==> flow/design.v <==
`timescale 1 ns / 1 ns
module FM_demodulator
          (
           clk,
           reset,
           clk_enable,
           inp_I,
           inp_Q,
           out_fm
          );
  input   clk;
  input   reset;
  input   clk_enable;
  input   signed [38:0] inp_I;   
  input   signed [38:0] inp_Q;   
  output  [12:0] out_fm;   
  wire enb;
  reg signed [38:0] Delay1_out1;   
  reg signed [38:0] Delay2_out1;   
  reg signed [38:0] Delay4_out1;   
  wire signed [31:0] Sum4_sub_cast;   
  wire signed [31:0] Sum4_sub_cast_1;   
  wire signed [31:0] Sum4_sub_temp;   
  wire signed [29:0] Sum4_out1;   
  wire signed [68:0] Product_mul_temp;   
  wire signed [32:0] Product_out1;   
  reg signed [38:0] Delay3_out1;   
  wire signed [30:0] Sum3_sub_cast;   
  wire signed [30:0] Sum3_sub_cast_1;   
  wire signed [30:0] Sum3_sub_temp;   
  wire signed [28:0] Sum3_out1;   
  wire signed [67:0] Product2_mul_temp;   
  wire signed [32:0] Product2_out1;   
  wire signed [31:0] Sum5_sub_cast;   
  wire signed [31:0] Sum5_sub_cast_1;   
  wire signed [31:0] Sum5_sub_temp;   
  wire [12:0] OUTPUT_rsvd;   
  reg [12:0] OUTPUT_rsvdreg;
  assign enb = clk_enable;
  always @(posedge clk or posedge reset)
    begin : Delay1_process
      if (reset == 1'b1) begin
        Delay1_out1 <= 39'sh0000000000;
      end
      else begin
        if (enb) begin
          Delay1_out1 <= inp_I;
        end
      end
    end
  always @(posedge clk or posedge reset)
    begin : Delay2_process
      if (reset == 1'b1) begin
        Delay2_out1 <= 39'sh0000000000;
      end
      else begin
        if (enb) begin
          Delay2_out1 <= inp_Q;
        end
      end
    end
  always @(posedge clk or posedge reset)
    begin : Delay4_process
      if (reset == 1'b1) begin
        Delay4_out1 <= 39'sh0000000000;
      end
      else begin
        if (enb) begin
          Delay4_out1 <= Delay2_out1;
        end
      end
    end
  assign Sum4_sub_cast = inp_Q[38:7];
  assign Sum4_sub_cast_1 = Delay4_out1[38:7];
  assign Sum4_sub_temp = Sum4_sub_cast - Sum4_sub_cast_1;
  assign Sum4_out1 = Sum4_sub_temp[29:0];
  assign Product_mul_temp = Delay1_out1 * Sum4_out1;
  assign Product_out1 = Product_mul_temp[66:34];
  always @(posedge clk or posedge reset)
    begin : Delay3_process
      if (reset == 1'b1) begin
        Delay3_out1 <= 39'sh0000000000;
      end
      else begin
        if (enb) begin
          Delay3_out1 <= Delay1_out1;
        end
      end
    end
  assign Sum3_sub_cast = inp_I[38:8];
  assign Sum3_sub_cast_1 = Delay3_out1[38:8];
  assign Sum3_sub_temp = Sum3_sub_cast - Sum3_sub_cast_1;
  assign Sum3_out1 = Sum3_sub_temp[28:0];
  assign Product2_mul_temp = Sum3_out1 * Delay2_out1;
  assign Product2_out1 = Product2_mul_temp[65:33];
  assign Sum5_sub_cast = {Product_out1[32], Product_out1[32:2]};
  assign Sum5_sub_cast_1 = {Product2_out1[32], Product2_out1[32:2]};
  assign Sum5_sub_temp = Sum5_sub_cast - Sum5_sub_cast_1;
  assign OUTPUT_rsvd = Sum5_sub_temp[29:17];
always @(posedge clk)
    begin : OUTPUT_rsvdreg_process    
        if (enb) begin
          OUTPUT_rsvdreg <= OUTPUT_rsvd;
       end
    end
  assign out_fm = OUTPUT_rsvdreg;
endmodule   
Ticket comment

Step by step through the tools: FM_demodulator
Tool output for the design above before and after an edit, in the order of the flow.
"before" refers to lines of the RTL above, "after" to lines of the edited file.
"diff": "after" minus "before" as printed here. "change_rel_pct": 100 x difference / "before".
Cell names lack the library's common part.
{"block": "setup", "top_module": "FM_demodulator", "clk_port": "clk", "lib": "sky130hd", "pvt_corner": "tt_025C_1v80"}

The edit
Unified diff, file above to edited file.
A script made this edit. It was not meant as an optimisation and need not keep what the design does.
begin of diff
@@ -60,10 +60,7 @@
       end
     end
-  always @(posedge clk or posedge reset)
+  always @(posedge clk)
     begin : Delay4_process
-      if (reset == 1'b1) begin
-        Delay4_out1 <= 39'sh0000000000;
-      end
-      else begin
+      begin
         if (enb) begin
           Delay4_out1 <= Delay2_out1;
end of diff

Word-level counts
Counts by Yosys on the flattened word-level netlist (proc, flatten, opt, wreduce; memories kept). Register bits leave out memories and registers merged into their read ports (data or address); mux counts leave out enables and synchronous resets folded into registers. Print and check cells are left out. Cells with the same type and inputs are merged into one.
{"block": "op_classes", "element": "n_mul", "before": 2, "after": 2, "diff": 0, "change_rel_pct": 0.00}
{"block": "op_classes", "element": "addsub", "before": 3, "after": 3, "diff": 0, "change_rel_pct": 0.00}
Unchanged operator kinds not shown: 4.
{"block": "word_totals", "element": "regBits", "before": 165, "after": 165, "diff": 0, "change_rel_pct": 0.00}
{"block": "word_totals", "element": "output_inout_bits", "before": 13, "after": 13, "diff": 0, "change_rel_pct": 0.00}

Longest topological paths
Depth = most cells in a row (Yosys ltp): at word level without a register or memory, in the mapped netlist without a sequential cell, where the memories' decode and read muxes count.
{"block": "depth", "element": "word_depth", "before": 3, "after": 3, "diff": 0, "change_rel_pct": 0.00}
{"block": "depth", "element": "ABC_AREA", "before": "0", "after": "0"}
{"block": "depth", "element": "mapped_depth", "before": 61, "after": 58, "diff": -3, "change_rel_pct": -4.92}
{"block": "depth", "element": "depth_no_buf", "before": 60, "after": 57, "diff": -3, "change_rel_pct": -5.00}

Netlist
Yosys stat after the flow's synthesis: flattened, memories mapped to cells. It holds for the ABC_AREA given above (unset counts as 0); a run with the other value may have another netlist.
{"block": "synth_totals", "element": "stdcells", "before": 9256, "after": 9237, "diff": -19, "change_rel_pct": -0.21}
{"block": "synth_totals", "element": "seqArea_um2", "before": 3818.7, "after": 3968.8, "diff": 150.1, "change_rel_pct": 3.93}
{"block": "synth_totals", "element": "flip_flops", "before": 150, "after": 150, "diff": 0, "change_rel_pct": 0.00}
{"block": "synth_totals", "element": "buffers", "before": 495, "after": 486, "diff": -9, "change_rel_pct": -1.82}
{"block": "synth_totals", "element": "synth_area_um2", "before": 84165.7, "after": 84292.1, "diff": 126.4, "change_rel_pct": 0.15}
{"block": "types", "type": "o21ai_0", "before": 117, "after": 86, "diff": -31, "change_rel_pct": -26.50}
{"block": "types", "type": "dfrtp_1", "before": 137, "after": 107, "diff": -30, "change_rel_pct": -21.90}
{"block": "types", "type": "edfxtp_1", "before": 13, "after": 43, "diff": 30, "change_rel_pct": 230.77}
{"block": "types", "type": "nand2_1", "before": 1707, "after": 1687, "diff": -20, "change_rel_pct": -1.17}
{"block": "types", "type": "nor2_1", "before": 124, "after": 143, "diff": 19, "change_rel_pct": 15.32}
{"block": "types", "type": "o21ai_1", "before": 3, "after": 20, "diff": 17, "change_rel_pct": 566.67}
{"block": "types", "type": "nand3_1", "before": 36, "after": 20, "diff": -16, "change_rel_pct": -44.44}
{"block": "types", "type": "a21o_1", "before": 59, "after": 73, "diff": 14, "change_rel_pct": 23.73}
{"block": "types", "type": "a21oi_1", "before": 116, "after": 105, "diff": -11, "change_rel_pct": -9.48}
{"block": "types", "type": "clkbuf_1", "before": 473, "after": 464, "diff": -9, "change_rel_pct": -1.90}
{"block": "types", "type": "xnor2_1", "before": 116, "after": 107, "diff": -9, "change_rel_pct": -7.76}
{"block": "types", "type": "nor3_1", "before": 22, "after": 31, "diff": 9, "change_rel_pct": 40.91}
{"block": "types", "type": "nor4_1", "before": 9, "after": 1, "diff": -8, "change_rel_pct": -88.89}
{"block": "types", "type": "a31oi_1", "before": 5, "after": 12, "diff": 7, "change_rel_pct": 140.00}
{"block": "types", "type": "nand2b_1", "before": 90, "after": 96, "diff": 6, "change_rel_pct": 6.67}
{"block": "types", "type": "a211oi_1", "before": 13, "after": 19, "diff": 6, "change_rel_pct": 46.15}
{"block": "types", "type": "and2_1", "before": 463, "after": 467, "diff": 4, "change_rel_pct": 0.86}
{"block": "types", "type": "nor2b_1", "before": 103, "after": 99, "diff": -4, "change_rel_pct": -3.88}
Unchanged cell types not shown: 8.
The list need not be complete.

Timing after synthesis
Source: OpenSTA report_checks on the synthesized netlist (no wires, ideal clock, input and output delay 20% of the period each), path of least setup slack; recovery checks are left aside. Register names are those of the netlist, which keeps one name where synthesis merged equal registers.
{"block": "synth_path", "element": "path_type", "before": "in2reg", "after": "in2reg"}
{"block": "synth_path", "element": "startpoint", "before": "in inp_Q[7]", "after": "in inp_I[20]"}
{"block": "synth_path", "element": "endpoint", "before": "reg OUTPUT_rsvdreg[12]", "after": "reg OUTPUT_rsvdreg[12]"}
{"block": "synth_path", "element": "arrival_ps", "before": 17459, "after": 16887, "diff": -572, "change_rel_pct": -3.28}
{"block": "synth_path", "element": "setup_ps", "before": 268, "after": 258, "diff": -10}
{"block": "synth_path", "element": "in_delay_ps", "before": 5000, "after": 5000, "diff": 0, "change_rel_pct": 0.00}
{"block": "synth_path", "element": "clock_period_ps", "before": 25000, "after": 25000, "diff": 0, "change_rel_pct": 0.00}
{"block": "synth_path", "element": "setup_slack_ps", "before": 7274, "after": 7855, "diff": 581}
{"block": "synth_path", "element": "required_ps", "before": 24732, "after": 24742, "diff": 10, "change_rel_pct": 0.04}
{"block": "synth_path", "element": "delay_ps", "before": 12727, "after": 12145, "diff": -582, "change_rel_pct": -4.57}
{"block": "synth_path", "element": "n_path_buf", "before": 2, "after": 1, "diff": -1, "change_rel_pct": -50.00}
{"block": "synth_path", "element": "path_stages", "before": 57, "after": 53, "diff": -4, "change_rel_pct": -7.02}
{"block": "synth_path", "element": "period_less_setup_slack_ps", "before": 17726, "after": 17145, "diff": -581, "change_rel_pct": -3.28}
"delay_ps" is the arrival time less input delay plus setup time.
"path_stages" counts driving pins, that of a launching flip-flop among them; a cell with two outputs on the path counts twice.
"period_less_setup_slack_ps" = period - worst setup slack (recovery checks aside). The figure is calculated, with input and output delays left at 20% of the set period.
The rows between start and end are the longest chain of elaborated cells between them; the timing report does not say that the signal goes this way. Where chains are equally long, one stands for them.
A line is the first line of the expression or statement that the cell stems from. Yosys adds cells for indexed reads and writes and turns some case tables into memories.
{"block": "synth_between_before", "path_cell_list": "inv_1 > ha_1 > fa_1 > nor2b_1 > o31ai_1 > a2111oi_0 > o311ai_0 > a21boi_0 > o21a_1 > o21a_1 > o21ai_0 > nand2b_1 > nand2_1 > o221ai_1 > xor2_1 > clkbuf_1 > clkbuf_1 > nand2_1 > [21 not listed] > o21ai_0 > nor2_1 > o21a_1 > xnor2_1 > ha_1 > a21o_1 > a21o_1 > o21ai_0 > nor2b_1 > o21a_1 > nor4_1 > a221oi_1 > o21ai_2 > a221o_1 > a21oi_2 > xnor3_1 > xor3_1 > xnor3_1", "elab_chain_cells": 3, "cone_cells": 3, "classes_between": "add/sub: 2; mul: 1"}
{"block": "synth_rtl_before", "element": "start: declaration", "line_no": 15, "rtl": "input   signed [38:0] inp_Q;"}
{"block": "synth_rtl_before", "element": "subtractor 30 bit", "line_no": 75, "rtl": "assign Sum4_sub_temp = Sum4_sub_cast - Sum4_sub_cast_1;"}
{"block": "synth_rtl_before", "element": "multiplier 39 x 30 -> 66 bit", "line_no": 77}
{"block": "synth_rtl_before", "element": "subtractor 30 bit", "line_no": 98, "rtl": "assign Sum5_sub_temp = Sum5_sub_cast - Sum5_sub_cast_1;"}
{"block": "synth_rtl_before", "element": "end: assignment", "line_no": 103, "rtl": "OUTPUT_rsvdreg <= OUTPUT_rsvd;"}
{"block": "synth_rtl_before", "element": "end: declaration", "line_no": 38, "rtl": "reg [12:0] OUTPUT_rsvdreg;"}
{"block": "synth_between_after", "path_cell_list": "ha_1 > a21o_1 > a21o_1 > a21o_1 > a221o_1 > or4_1 > o21ai_1 > o21ai_1 > a21oi_1 > nand2b_1 > nand2b_1 > a21oi_1 > xnor2_1 > clkbuf_1 > nand2_1 > fa_1 > inv_1 > fa_1 > [17 not listed] > a21oi_1 > o21ba_2 > nor2_1 > o21a_1 > o41ai_1 > xor2_1 > ha_1 > nand4_1 > a211oi_1 > and3_1 > o31ai_2 > a31oi_1 > nor2_1 > o31ai_1 > a21oi_1 > xnor3_1 > xnor3_1 > xnor2_1", "elab_chain_cells": 3, "cone_cells": 3, "classes_between": "add/sub: 2; mul: 1"}
{"block": "synth_rtl_after", "element": "start: declaration", "line_no": 14, "rtl": "input   signed [38:0] inp_I;"}
{"block": "synth_rtl_after", "element": "subtractor 29 bit", "line_no": 89, "rtl": "assign Sum3_sub_temp = Sum3_sub_cast - Sum3_sub_cast_1;"}
{"block": "synth_rtl_after", "element": "multiplier 29 x 39 -> 65 bit", "line_no": 91}
{"block": "synth_rtl_after", "element": "subtractor 30 bit", "line_no": 95, "rtl": "assign Sum5_sub_temp = Sum5_sub_cast - Sum5_sub_cast_1;"}
{"block": "synth_rtl_after", "element": "end: assignment", "line_no": 100, "rtl": "OUTPUT_rsvdreg <= OUTPUT_rsvd;"}
{"block": "synth_rtl_after", "element": "end: declaration", "line_no": 38, "rtl": "reg [12:0] OUTPUT_rsvdreg;"}

Timing after layout
From the final timing report of each run of pair A: the path of least setup slack in the routed layout; clock arrival at registers is part of the times.
The path's times are printed in steps of 10 ps; the period is the one set.
{"block": "layout_path", "element": "path_type", "before": "in2reg", "after": "in2reg"}
{"block": "layout_path", "element": "startpoint", "before": "in inp_Q[7]", "after": "in inp_I[20]"}
{"block": "layout_path", "element": "endpoint", "before": "reg OUTPUT_rsvdreg[12]", "after": "reg OUTPUT_rsvdreg[12]"}
{"block": "layout_path", "element": "setup_ps", "before": 240, "after": 240, "diff": 0}
{"block": "layout_path", "element": "in_delay_ps", "before": 4220, "after": 4220, "diff": 0, "change_rel_pct": 0.00}
{"block": "layout_path", "element": "n_path_buf", "before": 4, "after": 2, "diff": -2, "change_rel_pct": -50.00}
{"block": "layout_path", "element": "setup_slack_ps", "before": 1360, "after": 2590, "diff": 1230}
{"block": "layout_path", "element": "path_stages", "before": 57, "after": 54, "diff": -3, "change_rel_pct": -5.26}
{"block": "layout_path", "element": "required_ps", "before": 21390, "after": 21400, "diff": 10, "change_rel_pct": 0.05}
{"block": "layout_path", "element": "clock_period_ps", "before": 21100, "after": 21100, "diff": 0, "change_rel_pct": 0.00}
{"block": "layout_path", "element": "arrival_ps", "before": 20030, "after": 18800, "diff": -1230, "change_rel_pct": -6.14}
The rows between start and end are the longest chain of elaborated cells between them; the timing report does not say that the signal goes this way. Where chains are equally long, one stands for them.
{"block": "layout_between_before", "path_cell_list": "clkdlybuf4s50_1 > inv_1 > ha_1 > fa_1 > nor2b_1 > o31ai_1 > a2111oi_0 > buf_4 > o311ai_0 > a21boi_0 > o21a_1 > o21a_1 > o21ai_0 > nand2b_1 > nand2_1 > nand2b_1 > a21oi_1 > xnor2_2 > [21 not listed] > nor2_1 > o21ai_0 > o41ai_1 > xnor2_1 > ha_1 > a21o_1 > a21o_1 > o21ai_0 > nor2b_1 > o21a_1 > nor4_1 > a221oi_1 > o21ai_2 > a221o_1 > a21oi_2 > xnor3_1 > xor3_1 > xnor3_1", "elab_chain_cells": 3, "cone_cells": 3, "classes_between": "add/sub: 2; mul: 1"}
{"block": "layout_rtl_before", "element": "start: declaration", "line_no": 15, "rtl": "input   signed [38:0] inp_Q;"}
{"block": "layout_rtl_before", "element": "subtractor 30 bit", "line_no": 75, "rtl": "assign Sum4_sub_temp = Sum4_sub_cast - Sum4_sub_cast_1;"}
{"block": "layout_rtl_before", "element": "multiplier 39 x 30 -> 66 bit", "line_no": 77}
{"block": "layout_rtl_before", "element": "subtractor 30 bit", "line_no": 98, "rtl": "assign Sum5_sub_temp = Sum5_sub_cast - Sum5_sub_cast_1;"}
{"block": "layout_rtl_before", "element": "end: assignment", "line_no": 103, "rtl": "OUTPUT_rsvdreg <= OUTPUT_rsvd;"}
{"block": "layout_rtl_before", "element": "end: declaration", "line_no": 38, "rtl": "reg [12:0] OUTPUT_rsvdreg;"}
{"block": "layout_between_after", "path_cell_list": "clkdlybuf4s50_1 > ha_1 > a21o_1 > a21o_1 > a21o_1 > a221o_1 > or4_1 > o21ai_1 > o21ai_1 > a21oi_1 > nand2b_1 > nand2b_1 > a21oi_1 > xnor2_2 > buf_4 > nand2_1 > fa_1 > inv_1 > [18 not listed] > a21oi_1 > o21ba_2 > nor2_1 > o21a_1 > o41ai_1 > xor2_1 > ha_1 > nand4_1 > a211oi_1 > and3_1 > o31ai_2 > a31oi_1 > nor2_1 > o31ai_1 > a21oi_1 > xnor3_1 > xnor3_1 > xnor2_1", "elab_chain_cells": 3, "cone_cells": 3, "classes_between": "add/sub: 2; mul: 1"}
{"block": "layout_rtl_after", "element": "start: declaration", "line_no": 14, "rtl": "input   signed [38:0] inp_I;"}
{"block": "layout_rtl_after", "element": "subtractor 29 bit", "line_no": 89, "rtl": "assign Sum3_sub_temp = Sum3_sub_cast - Sum3_sub_cast_1;"}
{"block": "layout_rtl_after", "element": "multiplier 29 x 39 -> 65 bit", "line_no": 91}
{"block": "layout_rtl_after", "element": "subtractor 30 bit", "line_no": 95, "rtl": "assign Sum5_sub_temp = Sum5_sub_cast - Sum5_sub_cast_1;"}
{"block": "layout_rtl_after", "element": "end: assignment", "line_no": 100, "rtl": "OUTPUT_rsvdreg <= OUTPUT_rsvd;"}
{"block": "layout_rtl_after", "element": "end: declaration", "line_no": 38, "rtl": "reg [12:0] OUTPUT_rsvdreg;"}

Layout results
Runs of the flow (Yosys, OpenROAD) on both versions; the two runs of a pair have the same settings. The constraints put input and output delay at 20% of the set period each and load the outputs with 0.01 pF.
{"block": "flow_settings_pair_A", "CORE_UTILIZATION": 40, "period_ns": 21.1, "CAP_MARGIN": 20, "CORE_MARGIN": 2, "SLEW_MARGIN": 20}
{"block": "results_pair_A", "element": "final_setup_ws_ps", "before": 1362, "after": 2590, "diff": 1228}
{"block": "results_pair_A", "element": "fin_tns_ps", "before": 0, "after": 0, "diff": 0}
{"block": "results_pair_A", "element": "design.die.area_um2", "before": 214101.0, "after": 214420.0, "diff": 319.0, "change_rel_pct": 0.15}
{"block": "results_pair_A", "element": "post_synth_area_um2", "before": 84165.7, "after": 84292.1, "diff": 126.4, "change_rel_pct": 0.15}
{"block": "results_pair_A", "element": "post_route_stdcell_area_um2", "before": 89094.2, "after": 89134.2, "diff": 40.0, "change_rel_pct": 0.04}
{"block": "results_pair_A", "element": "holdWs_ps", "before": 498, "after": 509, "diff": 11}
{"block": "flow_settings_pair_B", "CAP_MARGIN": 15, "CELL_PAD_IN_SITES_DETAIL_PLACEMENT": 1, "CORE_ASPECT_RATIO": 0.79, "CORE_UTILIZATION": 41, "CTS_CLUSTER_SIZE": 48, "MIN_ROUTING_LAYER": "met2", "PLACE_DENSITY_LB_ADDON": 0.14, "SETUP_SLACK_MARGIN": -1.97, "TNS_END_PERCENT": 50, "period_ns": 22.7, "CORE_MARGIN": 2, "SLEW_MARGIN": 20}
{"block": "results_pair_B", "element": "final_setup_ws_ps", "before": 2053, "after": 2443, "diff": 390}
{"block": "results_pair_B", "element": "fin_tns_ps", "before": 0, "after": 0, "diff": 0}
{"block": "results_pair_B", "element": "design.die.area_um2", "before": 208947.0, "after": 209260.0, "diff": 313.0, "change_rel_pct": 0.15}
{"block": "results_pair_B", "element": "post_synth_area_um2", "before": 84165.7, "after": 84292.1, "diff": 126.4, "change_rel_pct": 0.15}
{"block": "results_pair_B", "element": "post_route_stdcell_area_um2", "before": 89059.2, "after": 89055.4, "diff": -3.8, "change_rel_pct": 0.00}
{"block": "results_pair_B", "element": "holdWs_ps", "before": 489, "after": 521, "diff": 32}
